==> flow/design.v <==
module float_adder(
    input   clk,
    input   rst,
    input   [31:0]  x,
    input   [31:0]  y,
    output  reg [31:0]  z,
    output  reg [1:0]   overflow, 
    output  reg done
);
    reg [24:0]  m_x, m_y, m_z;
    reg [7:0]   exp_x, exp_y, exp_z;
    reg [2:0]   state_now;
    reg sign_z;
    reg [31:0]  x_q, y_q;
    reg [24:0] out_x,out_y,mid_y,mid_x;
    reg [7:0] move_tot;
    reg [2:0] bigger;
    parameter start = 3'b000, zerocheck = 3'b001, equalcheck = 3'b010, addm = 3'b011, normal = 3'b100, over = 3'b110;
    always @(posedge clk) begin
        if(!rst)begin
            state_now <= start;
            done <= 1'b0;
        end
        else begin
        done <= 1'b0;
        case(state_now)
            start:
                begin
                    x_q <= x;
                    y_q <= y;
                    bigger <= 2'b00;
                    exp_x <= x[30:23];
                    exp_y <= y[30:23];
                    m_x <= {1'b0, 1'b1, x[22:0]};
                    m_y <= {1'b0, 1'b1, y[22:0]};
                    out_x <= 25'b0;
                    out_y <= 25'b0;
                    move_tot <= 8'b0;
                    mid_y<={24'b0,1'b1};
                    mid_x<={24'b0,1'b1};
                    if((x[30:23] == 8'd255 && x[22:0] != 0) || (y[30:23] == 8'd255 && y[22:0] != 0)) 
                        begin
                            overflow <= 2'b11;
                            state_now <= over;
                            sign_z <= 1'b1;
                            exp_z <= 8'b11111111;
                            m_z <= 23'b11111111111111111111111;
                        end
                    else if((x[30:23] == 8'd255 && x[22:0] == 0) || (y[30:23] == 8'd255 && y[22:0] == 0)) 
                        begin
                            overflow <= 2'b11;
                            state_now <= over;
                            sign_z <= 1'b0;
                            exp_z <= 8'b11111111;
                            m_z <= 23'b0;
                        end
                    else
                        begin
                            overflow <= 2'b00;
                            state_now <= zerocheck;
                        end
                end
            zerocheck:
                begin
                    if(m_x[22:0] == 23'b0 && exp_x == 8'b0)
                        begin
                            sign_z <= y_q[31];
                            exp_z <= exp_y;
                            m_z <= m_y;
                            state_now <= over;
                        end
                    else if(m_y[22:0] == 23'b0 && exp_y == 8'b0)
                        begin
                            sign_z <= x_q[31];
                            exp_z <= exp_x;
                            m_z <= m_x;
                            state_now <= over;
                        end
                    else
                        begin
                            state_now <= equalcheck;
                        end
                    if(m_x[22:0] != 23'b0 && exp_x == 8'b0)
                        begin
                            m_x <= {1'b0, 1'b0, x_q[22:0]};
                        end
                    if(m_y[22:0] != 23'b0 && exp_y == 8'b0)
                        begin
                            m_y <= {1'b0, 1'b0, y_q[22:0]};
                        end
                end
            equalcheck:
                begin
                    if(exp_x == exp_y)
                        begin
                            if(bigger == 2'b0)
                                begin
                                    state_now <= addm; 
                                end
                            else if(bigger == 2'b10)
                                begin
                                    if(out_y > mid_y)
                                        begin
                                            m_y <= m_y + 1'b1;
                                        end 
                                    else if(out_y < mid_y)
                                        begin
                                            m_y <= m_y;
                                        end
                                    else if(out_y == m_y)
                                        begin
                                            if(m_y[0] == 1)
                                                begin
                                                    m_y <= m_y + 1'b1;
                                                end
                                            else
                                                begin
                                                    m_y <= m_y;
                                                end
                                        end
                                    state_now <= addm;
                                end
                            else if(bigger == 2'b01)
                                begin
                                    if(out_x > mid_x)
                                        begin
                                            m_x <= m_x + 1'b1;
                                        end 
                                    else if(out_x < mid_x)
                                        begin
                                            m_x <= m_x;
                                        end
                                    else if(out_x == m_x)
                                        begin
                                            if(m_x[0] == 1)
                                                begin
                                                    m_x <= m_x + 1'b1;
                                                end
                                            else
                                                begin
                                                    m_x <= m_x;
                                                end
                                        end
                                    state_now <= addm;
                                end
                        end
                    else
                        begin
                            if(exp_x > exp_y)
                                begin
                                    bigger <= 2'b01;
                                    exp_y <= exp_y + 1'b1;
                                    m_y[23:0] <= {1'b0, m_y[23:1]};
                                    out_y[move_tot] <= m_y[0];
                                    mid_y <= {mid_y[23:0], mid_y[24]};
                                    move_tot <= move_tot + 1'b1;
                                    if(m_y == 24'b0) 
                                        begin
                                            sign_z <= x_q[31];
                                            exp_z <= exp_x;
                                            m_z <= m_x;
                                            state_now <= over;
                                        end
                                    else
                                        begin
                                            state_now <= equalcheck;
                                        end
                                end 
                            else
                                begin
                                    bigger <= 2'b10;
                                    exp_x <= exp_x + 1'b1;
                                    m_x[23:0] <= {1'b0, m_x[23:1]};
                                    out_x[move_tot] <= m_x[0];
                                    mid_x <= {mid_x[23:0], mid_x[24]};
                                    move_tot <= move_tot + 1'b1;
                                    if(m_x == 24'b0) 
                                        begin
                                            sign_z <= y_q[31];
                                            exp_z <= exp_y;
                                            m_z <= m_y;
                                            state_now <= over;
                                        end
                                    else
                                        begin
                                            state_now <= equalcheck;
                                        end
                                end
                        end
                end
            addm:
                begin
                    if(x_q[31] ^ y_q[31] == 1'b0)
                        begin
                            exp_z <= exp_x;
                            sign_z <= x_q[31];
                            m_z <= m_x + m_y;
                            state_now <= normal;
                        end 
                    else
                        begin
                            if(m_x > m_y)
                                begin
                                    exp_z <= exp_x;
                                    sign_z <= x_q[31];
                                    m_z <= m_x - m_y;
                                    state_now <= normal;
                                end
                            else if(m_x < m_y)
                                begin
                                    exp_z <= exp_y;
                                    sign_z <= y_q[31];
                                    m_z <= m_y - m_x;
                                    state_now <= normal;
                                end
                            else
                                begin
                                    sign_z <= 1'b0;
                                    exp_z <= 8'b0;
                                    m_z <= 23'b0;
                                    state_now <= over;
                                end
                        end
                end
            normal:
                begin
                    if(m_z[24] == 1'b1)
                        begin
                            if(m_z[0] == 1)
                                begin
                                    m_z <= m_z + 1'b1;
                                    m_z[0] <= 0;
                                    state_now <= normal;
                                end
                            else
                                begin
                                     m_z <= {1'b0, m_z[24:1]};
                                    exp_z <= exp_z + 1'b1;
                                    state_now <= over;
                                end
                        end 
                    else
                        begin
                            if(m_z[23] == 1'b0 && exp_z >= 1)
                                begin
                                    m_z <= {m_z[23:0], 1'b0};
                                    exp_z <= exp_z - 1'b1;
                                    state_now <= normal;
                                end 
                            else
                                begin
                                    state_now <= over;
                                end
                        end
                end
            over:
                begin
                    z <= {sign_z, exp_z[7:0], m_z[22:0]};
                    done <= 1'b1;
                    if(overflow)
                        begin
                            overflow <= overflow;
                            state_now <= start;
                        end
                    else if(exp_z == 8'd255)
                        begin
                            overflow <= 2'b01;
                            state_now <= start;
                        end
                    else if(exp_z == 8'd0 && m_z[22:0] != 23'b0)
                        begin
                            overflow <= 2'b10;
                            state_now <= start;
                        end
                    else
                        begin
                            overflow <= 2'b0;
                            state_now <= start;
                        end
                end
            default:
                begin
                    state_now <= start;
                end
        endcase    
        end
    end
endmodule
==> reports on float_adder <==
From RTL to reports: float_adder
Module float_adder before and after one edit of its RTL, step after step.
Lines under "before" count in the file above, lines under "after" in the edited file.
"change": "after" minus "before" as printed here.
Cell names lack the library's common part.
{ "inputs": {"top": "float_adder", "clock_port": "clk", "library": "sky130hd", "corner": "tt_025C_1v80"} }

The edit
Unified diff, file above to edited file.
The edit is scripted: it alters the design's behaviour and was not made to optimise anything.
begin of diff
@@ -200,5 +200,5 @@
                     else
                         begin
-                            if(m_x > m_y)
+                            if(m_x == m_y)
                                 begin
                                     exp_z <= exp_x;
end of diff

Word level
Counts by Yosys on the flattened word-level netlist (proc, flatten, opt, wreduce; memories kept). Register bits leave out memories and registers merged into their read ports (data or address). Print and check cells are left out. Cells with the same type and inputs are merged into one.
{ "word_totals": {"columns": ["element", "before", "after", "change"], "rows": [
  ["regBits", 313, 313, 0],
  ["in_bits", 66, 66, 0],
  ["out_inout_bits", 35, 35, 0],
  ["word_cells", 297, 297, 0]
]} }
{ "op_classes": {"columns": ["element", "before", "after", "change"], "rows": [
  ["add_sub_neg", 12, 12, 0],
  ["cmp", 8, 7, -1],
  ["n_eq", 49, 50, 1],
  ["shift", 3, 3, 0],
  ["mux", 143, 143, 0],
  ["n_logic", 8, 8, 0],
  ["reduce_and_logical", 50, 50, 0]
]} }
{ "ops": {"columns": ["op", "before", "after", "change"], "rows": [
  ["25-bit > comparator", 3, 2, -1],
  ["25-bit equality test", 2, 3, 1],
  ["1-bit two-way mux", 41, 41, 0],
  ["24-bit two-way mux", 33, 33, 0],
  ["8-bit two-way mux", 19, 19, 0],
  ["3-bit != test with constant B", 18, 18, 0],
  ["2-bit two-way mux", 12, 12, 0],
  ["3-bit two-way mux", 12, 12, 0],
  ["2-bit != test with constant B", 11, 11, 0],
  ["1-bit logical AND", 10, 10, 0],
  ["25-bit two-way mux", 8, 8, 0],
  ["4-bit != test with constant B", 6, 6, 0],
  ["23-bit nonzero test", 5, 5, 0],
  ["8-bit by 1-bit adder with 8-bit output with constant B", 4, 4, 0],
  ["23-bit logical NOT", 4, 4, 0],
  ["25-bit case mux with 2-bit select", 4, 4, 0],
  ["9-bit AND reduction", 4, 4, 0],
  ["25-bit by 1-bit adder with 25-bit output with constant B", 3, 3, 0],
  ["3-bit by 2-bit equality test with 1-bit output with constant B", 3, 3, 0],
  ["8-bit equality test with constant B", 3, 3, 0],
  ["8-bit logical NOT", 3, 3, 0],
  ["25-bit < comparator", 3, 3, 0],
  ["8-bit case mux with 2-bit select", 3, 3, 0],
  ["2-bit nonzero test", 3, 3, 0],
  ["25-bit AND", 2, 2, 0],
  ["3-bit by 1-bit equality test with 1-bit output with constant B", 2, 2, 0],
  ["3-bit equality test with constant B", 2, 2, 0],
  ["25-bit logical NOT", 2, 2, 0]
]} }
The list need not be complete.

Longest topological paths
Depth = most cells in a row (Yosys ltp): at word level without a register or memory, in the mapped netlist without a sequential cell, where the memories' decode and read muxes count.
{ "depth": {"columns": ["element", "before", "after", "change"], "rows": [
  ["word_depth", 10, 10, 0],
  ["ABC_AREA", "0", "0", null],
  ["depth_mapped", 14, 15, 1],
  ["ltp_nobuf", 13, 13, 0]
]} }

Synthesis result
Yosys stat after the flow's synthesis: flattened, memories mapped to cells. It holds for the ABC_AREA given above (unset counts as 0); a run with the other value may have another netlist.
{ "by_type": {"columns": ["type", "before", "after", "change"], "rows": [
  ["nor2_1", 261, 209, -52],
  ["o21ai_1", 2, 42, 40],
  ["clkbuf_1", 131, 92, -39],
  ["a222oi_1", 1, 36, 35],
  ["xnor2_1", 129, 105, -24],
  ["nand2_1", 136, 154, 18],
  ["xor2_1", 44, 61, 17],
  ["o221ai_1", 26, 9, -17],
  ["a221o_1", 23, 6, -17],
  ["buf_2", 9, 26, 17],
  ["a22oi_1", 21, 5, -16],
  ["a22o_1", 20, 6, -14],
  ["a21o_1", 39, 27, -12],
  ["mux2i_1", 33, 21, -12],
  ["nand2b_1", 15, 27, 12],
  ["o211ai_1", 14, 25, 11],
  ["a221oi_1", 42, 33, -9],
  ["or3_1", 13, 21, 8]
]} }
The list need not be complete.
{ "mapped": {"columns": ["element", "before", "after", "change"], "rows": [
  ["cell_count", 2328, 2313, -15],
  ["yosys_area_um2", 21670.8, 21735.8, 65.0],
  ["seqArea_um2", 8908.5, 8908.5, 0.0],
  ["flip_flops", 300, 300, 0],
  ["buffers", 145, 135, -10]
]} }

Worst setup path after synthesis
Path of least setup slack by OpenSTA after synthesis, without wires, with an ideal clock, recovery checks aside; 20% of the period is set as input and as output delay. Where synthesis merged equal registers, the netlist keeps one of their names.
{ "synth_timing": {"columns": ["element", "before", "after", "change"], "rows": [
  ["path_kind", "register -> register", "register -> register", null],
  ["startpoint", "register exp_x[5]", "register exp_x[3]", null],
  ["endpoint", "register exp_y[0]", "register exp_x[0]", null],
  ["period_ns", 5.0, 5.0, 0.0],
  ["setup_time_ns", 0.563, 0.545, -0.018],
  ["launch_ns", 0.000, 0.000, 0.000],
  ["arrival_ns", 5.717, 5.401, -0.316],
  ["required_ns", 4.437, 4.455, 0.018],
  ["path_slack_ns", -1.280, -0.946, 0.334],
  ["path_delay_ns", 6.280, 5.946, -0.334],
  ["stages", 7, 6, -1],
  ["n_path_buf", 0, 0, 0],
  ["period_less_setup_slack_ns", 6.28, 5.946, -0.334]
]} }
"path_delay_ns" = arrival - input delay + setup time.
"stages" counts driving pins, that of a launching flip-flop among them; a cell with two outputs on the path counts twice.
"period_less_setup_slack_ns" = period - worst setup slack (recovery checks aside). The figure is calculated, with input and output delays left at 20% of the set period.
Between the ends stands the longest chain of elaborated cells between them, by number of cells; it is not shown to be the way that was timed. Of several equally long chains one is given.
Each line given opens the expression or statement behind the cell; cells for indexed reads and writes are added by Yosys, which also makes memories of some case tables.
before: The path ends at the enable pin of a flip-flop; only ways to that pin are counted.
{ "synth_between_before": {"path_cell_list": "edfxtp_1 -> ha_1 -> nand4_1 -> nor2_1 -> nor2_1 -> nand2b_1 -> a21boi_0", "elab_chain_len": 3, "cone_cells": 5, "lines_between": 2, "classes_between": "compare: 1; eq/ne: 3; reduce/logical: 1"} }
{ "synth_lines_before": {"columns": ["element", "line_no", "text"], "rows": [
  ["from (decl)", 11, "reg [7:0]   exp_x, exp_y, exp_z;"],
  ["from (assign)", 32, "exp_x <= x[30:23];"],
  ["from (assign)", 172, "exp_x <= exp_x + 1'b1;"],
  ["8-bit > comparator", 149, "if(exp_x > exp_y)"],
  ["2-bit != test", null, null],
  ["4-bit AND reduction", null, null],
  ["to (assign)", 33, "exp_y <= y[30:23];"],
  ["to (assign)", 152, "exp_y <= exp_y + 1'b1;"],
  ["to (decl)", 11, null]
]} }
after: The path ends at the enable pin of a flip-flop; only ways to that pin are counted.
{ "synth_between_after": {"path_cell_list": "edfxtp_1 -> ha_1 -> nand4_1 -> o21ai_1 -> nor2_1 -> nor3_1", "elab_chain_len": 3, "cone_cells": 5, "lines_between": 2, "classes_between": "compare: 1; eq/ne: 3; reduce/logical: 1"} }
{ "synth_lines_after": {"columns": ["element", "line_no", "text"], "rows": [
  ["from (decl)", 11, "reg [7:0]   exp_x, exp_y, exp_z;"],
  ["from (assign)", 32, "exp_x <= x[30:23];"],
  ["from (assign)", 172, "exp_x <= exp_x + 1'b1;"],
  ["8-bit > comparator", 149, "if(exp_x > exp_y)"],
  ["2-bit != test", null, null],
  ["4-bit AND reduction", null, null],
  ["to (assign)", 32, null],
  ["to (assign)", 172, null],
  ["to (decl)", 11, null]
]} }

Path in the finished layout
Path of least setup slack in the final report of the runs of pair 1 (OpenROAD, finished layout, wires in). Where an end is a register, its clock arrival counts in the times.
{ "layout_timing": {"columns": ["element", "before", "after", "change"], "rows": [
  ["path_kind", "register -> register", "register -> register", null],
  ["startpoint", "register m_y[8]", "register m_x[9]", null],
  ["endpoint", "register m_z[12]", "register m_z[22]", null],
  ["period_ns", 4.33, 4.33, 0.00],
  ["setup_time_ns", 0.28, 0.25, -0.03],
  ["launch_ns", 0.58, 0.56, -0.02],
  ["arrival_ns", 4.19, 4.13, -0.06],
  ["required_ns", 4.61, 4.64, 0.03],
  ["path_slack_ns", 0.42, 0.51, 0.09],
  ["stages", 13, 14, 1],
  ["n_path_buf", 1, 2, 1]
]} }
Between the ends stands the longest chain of elaborated cells between them, by number of cells; it is not shown to be the way that was timed. Of several equally long chains one is given.
A register here has more assigning lines than the two given.
before: Ways into the end's enable are left out, as the timed path ends at the data pin.
{ "layout_between_before": {"path_cell_list": "edfxtp_1 -> inv_1 -> ha_1 -> a21oi_2 -> o31ai_1 -> or4b_1 -> a21o_1 -> o31ai_4 -> nand2_4 -> and3_1 -> o311ai_0 -> buf_4 -> o211ai_1", "elab_chain_len": 5, "cone_cells": 17, "lines_between": 12, "classes_between": "add/sub: 3; compare: 2; mux: 9; reduce/logical: 3"} }
{ "layout_lines_before": {"columns": ["element", "line_no", "text"], "rows": [
  ["from (decl)", 10, "reg [24:0]  m_x, m_y, m_z;"],
  ["from (assign)", 35, "m_y <= {1'b0, 1'b1, y[22:0]};"],
  ["from (assign)", 89, "m_y <= {1'b0, 1'b0, y_q[22:0]};"],
  ["25-bit subtractor", 213, "m_z <= m_y - m_x;"],
  ["24-bit two-way mux", 209, "else if(m_x < m_y)"],
  ["24-bit two-way mux", 202, "if(m_x > m_y)"],
  ["24-bit two-way mux", 193, "if(x_q[31] ^ y_q[31] == 1'b0)"],
  ["24-bit case mux with 5-bit select", 26, "case(state_now)"],
  ["to (assign)", 69, "m_z <= m_y;"],
  ["to (assign)", 76, "m_z <= m_x;"],
  ["to (decl)", 10, null]
]} }
after: Ways into the end's enable are left out, as the timed path ends at the data pin.
{ "layout_between_after": {"path_cell_list": "edfxtp_1 -> inv_1 -> ha_1 -> and4_1 -> a31oi_1 -> nand3_1 -> nor3_1 -> o31ai_1 -> buf_4 -> buf_4 -> a21oi_1 -> mux2i_1 -> a21oi_1 -> o21ai_1", "elab_chain_len": 5, "cone_cells": 16, "lines_between": 11, "classes_between": "add/sub: 3; compare: 1; eq/ne: 1; mux: 8; reduce/logical: 3"} }
{ "layout_lines_after": {"columns": ["element", "line_no", "text"], "rows": [
  ["from (decl)", 10, "reg [24:0]  m_x, m_y, m_z;"],
  ["from (assign)", 34, "m_x <= {1'b0, 1'b1, x[22:0]};"],
  ["from (assign)", 85, "m_x <= {1'b0, 1'b0, x_q[22:0]};"],
  ["25-bit subtractor", 213, "m_z <= m_y - m_x;"],
  ["24-bit two-way mux", 209, "else if(m_x < m_y)"],
  ["24-bit two-way mux", 202, "if(m_x == m_y)"],
  ["24-bit two-way mux", 193, "if(x_q[31] ^ y_q[31] == 1'b0)"],
  ["24-bit case mux with 5-bit select", 26, "case(state_now)"],
  ["to (assign)", 69, "m_z <= m_y;"],
  ["to (assign)", 76, "m_z <= m_x;"],
  ["to (decl)", 10, null]
]} }

Flow runs
Both versions went through the flow (Yosys, OpenROAD) with the same settings in each pair. Constraints: input delay and output delay 20% of the set period each, output load 0.01 pF.
{ "settings_pair_1": {"CORE_UTILIZATION": 40, "period_ns": 4.33, "CAP_MARGIN": 20, "CORE_MARGIN": 2, "SLEW_MARGIN": 20} }
{ "results_pair_1": {"columns": ["element", "before", "after", "change"], "rows": [
  ["synth_chip_area_um2", 21670.8, 21735.8, 65.0],
  ["final_die_area_um2", 56055.3, 56221.2, 165.9],
  ["layout_stdcell_area_um2", 25305.5, 25306.8, 1.3],
  ["setup_worst_slack_ns", 0.423, 0.509, 0.086],
  ["hold_worst_slack_ns", 0.466, 0.503, 0.037]
]} }
{ "settings_pair_2": {"CAP_MARGIN": 35, "CELL_PAD_IN_SITES_GLOBAL_PLACEMENT": 2, "CORE_ASPECT_RATIO": 1.48, "CORE_UTILIZATION": 16, "MIN_ROUTING_LAYER": "met2", "PLACE_DENSITY_LB_ADDON": 0.28, "SETUP_SLACK_MARGIN": 1.5, "SLEW_MARGIN": 30, "period_ns": 6.5, "CORE_MARGIN": 2} }
{ "results_pair_2": {"columns": ["element", "before", "after", "change"], "rows": [
  ["synth_chip_area_um2", 21670.8, 21735.8, 65.0],
  ["final_die_area_um2", 138459.0, 138872.0, 413.0],
  ["layout_stdcell_area_um2", 26560.5, 26271.4, -289.1],
  ["setup_worst_slack_ns", 1.672, 1.784, 0.112],
  ["hold_worst_slack_ns", 0.514, 0.496, -0.018]
]} }
